==> flow/design.v <==
module a23_multiply (
input                       i_clk,
input                       i_rst,           
input                       i_fetch_stall,
input       [31:0]          i_a_in,          
input       [31:0]          i_b_in,          
input       [1:0]           i_function,
input                       i_execute,
output      [31:0]          o_out,
output      [1:0]           o_flags,         
output reg                  o_done           
);
wire        enable;
wire        accumulate;
wire [33:0] multiplier;
wire [33:0] multiplier_bar;
wire [33:0] sum;
wire [33:0] sum34_b;
reg  [5:0]  count;
reg  [5:0]  count_nxt;
reg  [67:0] product;
reg  [67:0] product_nxt;
reg  [1:0]  flags_nxt;
wire [32:0] sum_acc1;            
assign enable         = i_function[0];
assign accumulate     = i_function[1];
assign multiplier     =  { 2'd0, i_a_in} ;
assign multiplier_bar = ~{ 2'd0, i_a_in} + 34'd1 ;
assign sum34_b        =  product[1:0] == 2'b01 ? multiplier     :
                         product[1:0] == 2'b10 ? multiplier_bar :
                                                 34'd0          ;
    assign sum =  product[67:34] + sum34_b;
    assign sum_acc1 = {1'd0, product[32:1]} + {1'd0, i_a_in};
always @*
    begin
    count_nxt           = count;
    product_nxt         = product;
    flags_nxt   = { product[32], product[32:1] == 32'd0 }; 
    if ( count == 6'd0 )
        product_nxt = {33'd0, 1'd0, i_b_in, 1'd0 } ;
    else if ( count <= 6'd33 )
        product_nxt = { sum[33], sum, product[33:1]} ;
    else if ( count == 6'd34 && accumulate )
        begin
        product_nxt         = { product[64:33], sum_acc1[31:0], 1'd0};  
        end
    if (count == 6'd0)   
        count_nxt   = enable ? 6'd1 : 6'd0;
    else if ((count == 6'd34 && !accumulate) ||   
             (count == 6'd35 &&  accumulate)  )   
        count_nxt   = 6'd0;
    else
        count_nxt   = count + 1'd1;
    end
always @ ( posedge i_clk )
    if ( i_rst )
        begin
        count           <= 6'd0;
        o_done          <= 1'd0;
        end
    else if ( !i_fetch_stall )
        begin
        count           <= i_execute ? count_nxt          : count;           
        product         <= i_execute ? product_nxt        : product;        
        o_done          <= i_execute ? count == 6'd31     : o_done;          
        end
assign o_out   = product[32:1]; 
assign o_flags = flags_nxt;
endmodule
module amber_mul (
input                       i_clk,
input                       i_rst,           
input                       i_start,
input                       i_accumulate,    
input       [31:0]          i_a,             
input       [31:0]          i_b,             
input       [31:0]          i_c,             
output                      o_ready,
output                      o_done,
output      [31:0]          o_result,
output      [1:0]           o_flags          
);
reg         busy;
reg         acc_q;
reg  [31:0] a_q;
reg  [31:0] c_q;
reg         done_d1;
reg         done_d2;
reg         done_d3;
wire        mult_done;
wire        take;
wire [31:0] mult_a;
wire [1:0]  mult_function;
assign take          = i_start && !busy;
assign o_ready       = !busy;
assign mult_a        = done_d2 ? c_q : a_q;
assign mult_function = busy ? { acc_q, 1'd0 } : { i_accumulate, take };
always @ ( posedge i_clk )
    if ( take )
        begin
        acc_q <= i_accumulate;
        a_q   <= i_a;
        c_q   <= i_c;
        end
always @ ( posedge i_clk )
    if ( i_rst )
        begin
        busy    <= 1'd0;
        done_d1 <= 1'd0;
        done_d2 <= 1'd0;
        done_d3 <= 1'd0;
        end
    else
        begin
        busy    <= take ? 1'd1 : ( o_done ? 1'd0 : busy );
        done_d1 <= mult_done;
        done_d2 <= done_d1;
        done_d3 <= done_d2 && acc_q;
        end
assign o_done = busy && ( acc_q ? done_d3 : done_d2 );
a23_multiply u_multiply (
    .i_clk          ( i_clk          ),
    .i_rst          ( i_rst          ),
    .i_fetch_stall  ( 1'd0           ),
    .i_a_in         ( mult_a         ),
    .i_b_in         ( i_b            ),
    .i_function     ( mult_function  ),
    .i_execute      ( 1'd1           ),
    .o_out          ( o_result       ),
    .o_flags        ( o_flags        ),
    .o_done         ( mult_done      )
);
endmodule
# == Step by step through the tools: amber_mul ==
# The steps from the RTL of amber_mul to its reports follow in flow order.
# Line numbers count from 1 in the design file above.
# Library cell names are shortened.
# Not given: --
# design
design,amber_mul
clk_port,i_clk
library,sky130hd
lib_corner,tt_025C_1v80

# == Word-level counts ==
# Yosys after proc, flatten, opt, wreduce and memory -nomap, before mapping. Memory bits, and registers merged into a memory's read port (data or address), are not among the register bits. Print and check cells are not counted. Equal cells are merged and count once.
# classes
cmp,1
n_logic,2
addsub,4
n_eq,5
n_reduce_logical,14
n_mux,13
# ops
operator,n
two-way mux 68 bit,2
two-way mux 34 bit,2
NOT 32 -> 34 bit,1
adder 34 x 1 -> 34 bit (second input constant),1
adder 34 bit,1
two-way mux 33 bit,1
adder 32 bit,1
logical NOT 32 bit,1
two-way mux 32 bit,1
== test 6 bit (second input constant),2
two-way mux 6 bit,2
logical AND 1 bit,6
adder 6 x 1 -> 6 bit (second input constant),1
== test 6 x 5 -> 1 bit (second input constant),1
<= comparator 6 bit (second input constant),1
logical NOT 6 bit,1
two-way mux 1 bit,4
nonzero test 3 bit,1
logical NOT 1 bit,2
== test 2 x 1 -> 1 bit (second input constant),1
== test 2 bit (second input constant),1
AND reduction 2 bit,1
nonzero test 2 bit,1
two-way mux 2 bit,1
logical OR 1 bit,1
NOT 1 bit,1
# bits
input_bits,100
ff_bits,144
output_inout_bits,36

# == Logic depth ==
# Longest topological path by Yosys (ltp), each cell counted once; first at word level (registers and memories cut), then after technology mapping (sequential cells cut; the memories' decode and read muxes count).
# logic_depth
ltp_word,8
ABC_AREA,0
ltp_mapped,26
depth_no_buf,19

# == Synthesis result ==
# Yosys stat after the flow's synthesis: flattened, memories mapped to cells. It holds for the ABC_AREA given above (unset counts as 0); a run with the other value may have another netlist.
# The area totals of this step are shown rounded.
# synth_totals
ffs,143
mapped_cells,1020
mapped_area_mm2,0.0102
# by_type
type,n
edfxtp_1,132
ha_1,69
xnor2_1,50
o21ai_0,65
a21oi_1,63
mux2i_1,29
nor2_1,70
buf_4,33
xor2_1,27
a21o_1,30
dfxtp_1,11
a22oi_1,24
nand2_1,48
inv_1,47
nor3_1,33
o22ai_1,26
nand3_1,22
nand2b_1,17
# Not listed: further types 56, cells in them 224.
# By module: a second synthesis without flattening, with its own total; a netlist apart from the flattened one above.
# unflattened
cells_unflattened,1052
area_unflattened_mm2,0.0104
# Each row is one instance without its submodules.
# by_module
mod,mod_seq_area_mm2,n_cells,n_inst,area_mm2
a23_multiply,0.00215,934,1,0.00778
amber_mul,0.00203,118,1,0.00265

# == Worst setup path after synthesis ==
# Path of least setup slack by OpenSTA after synthesis, without wires, with an ideal clock, recovery checks aside; 20% of the period is set as input and as output delay. Where synthesis merged equal registers, the netlist keeps one of their names.
# synth_path
path_kind,reg2reg
start,reg done_d2
end,reg (name not given)
launch_ns,0.000
path_delay_ns,5.938
required_ns,4.734
arrival_ns,5.672
slack_ns,-0.938
tclk_ns,5.0
stages,27
synth_period_reached_ns,5.938
# "path_delay_ns" = arrival - input delay + setup time.
# "stages" counts driving pins, that of a launching flip-flop among them; a cell with two outputs on the path counts twice.
# "synth_period_reached_ns" is the clock period less the worst setup slack; recovery checks do not enter. This is arithmetic on one report: input and output delays are still those of the set period (20% each).
# Between the ends stands the longest chain of elaborated cells between them, by number of cells; it is not shown to be the way that was timed. Of several equally long chains one is given.
# A line is the first line of the expression or statement that the cell stems from. Yosys adds cells for indexed reads and writes and turns some case tables into memories.
# synth_via
path_cell_list,dfxtp_1 buf_6 buf_12 buf_6 buf_2 buf_2 buf_1 mux2i_1 ha_1 o211ai_2 or4_4 nor2b_4 nand3_4 a2111oi_4 xnor2_1 o22ai_1 ha_1 clkbuf_1 a21oi_1 o21ai_0 a21o_1 a21o_1 a21oi_1 o211ai_1 a31oi_1 xor2_1 nor2_1
elab_chain_len,7
# synth_lines
element,line,source
start: declaration,88,reg         done_d2;
start: assignment,110,done_d2 <= 1'd0;
start: assignment,117,done_d2 <= done_d1;
two-way mux 32 bit,96,assign mult_a        = done_d2 ? c_q : a_q;
NOT 32 -> 34 bit,28,"assign multiplier_bar = ~{ 2'd0, i_a_in} + 34'd1 ;"
adder 34 x 1 -> 34 bit,28,
two-way mux 34 bit,30,
two-way mux 34 bit,29,
adder 34 bit,32,
two-way mux 68 bit,41,else if ( count <= 6'd33 )
end: assignment,64,
end: declaration,21,

# == Timing after layout ==
# From the final timing report of run 1: the path of least setup slack in the routed layout; clock arrival at registers is part of the times.
# layout_path
path_kind,reg2reg
start,reg done_d2
end,reg (name not given)
tclk_ns,4.49
required_ns,4.63
launch_ns,0.42
slack_ns,0.09
stages,17
arrival_ns,4.54
# Between the ends stands the longest chain of elaborated cells between them, by number of cells; it is not shown to be the way that was timed. Of several equally long chains one is given.
# layout_via
path_cell_list,dfxtp_4 buf_6 mux2i_4 o21ai_1 or3_4 or4_1 xnor2_1 o22ai_1 ha_1 and4_1 a221oi_2 o2111a_1 a211oi_2 o211a_1 o32a_1 xnor2_1 nor2_1
elab_chain_len,7
# layout_lines
element,line,source
start: declaration,88,reg         done_d2;
start: assignment,110,done_d2 <= 1'd0;
start: assignment,117,done_d2 <= done_d1;
two-way mux 32 bit,96,assign mult_a        = done_d2 ? c_q : a_q;
NOT 32 -> 34 bit,28,"assign multiplier_bar = ~{ 2'd0, i_a_in} + 34'd1 ;"
adder 34 x 1 -> 34 bit,28,
two-way mux 34 bit,30,
two-way mux 34 bit,29,
adder 34 bit,32,
two-way mux 68 bit,41,else if ( count <= 6'd33 )
end: assignment,64,
end: declaration,21,

# Design amber_mul on sky130hd. What follows are 3 stored runs of the flow, each under its own settings; their order means nothing. The constraints put input and output delay at 20% of the set period each and load the outputs with 0.01 pF.
# "worst_path_ns" = time allowed to the worst setup path (clock period - input delay - output delay, where it has them) - its slack; a late launch clock adds to it, a late capture clock takes from it.
# By "design_power_mw" is meant OpenSTA's value without simulated activity: inputs other than the clock are taken to toggle once in ten clock periods, and the tool carries that through the logic.
# The measured numbers are rounded.
# A setting shown as n/a is not set for that run.
run,CORE_UTILIZATION,PLACE_DENSITY,period_ns,CAP_MARGIN,CORE_MARGIN,SLEW_MARGIN,MAX_ROUTING_LAYER,SETUP_SLACK_MARGIN,TNS_END_PERCENT,ABC_AREA,CELL_PAD_IN_SITES_GLOBAL_PLACEMENT,CORE_ASPECT_RATIO,CTS_CLUSTER_DIAMETER,CTS_CLUSTER_SIZE,GPL_ROUTABILITY_DRIVEN,timing.setup.ws_ns,design.die.area_mm2,design_power_mw,finish.stdcell_area_mm2,holdWs_ns,worst_path_ns,timing.worst_path_kind,post_synth_area_mm2
run 1,40,0.6,4.49,20,2,20,n/a,n/a,n/a,n/a,n/a,n/a,n/a,n/a,n/a,0.092,0.0268,4.69,0.013,0.461,4.40,reg2reg,0.0102
run 2,22,0.52,4.8,20,3,20,met5,1.35,90,n/a,n/a,n/a,n/a,n/a,n/a,0.335,0.049,4.62,0.0146,0.456,4.47,reg2reg,0.0102
run 3,53,n/a,5.0,40,2,20,met4,n/a,n/a,1,0,1.09,59,23,0,0.822,0.0221,4.36,0.013,0.410,4.18,reg2reg,0.0111
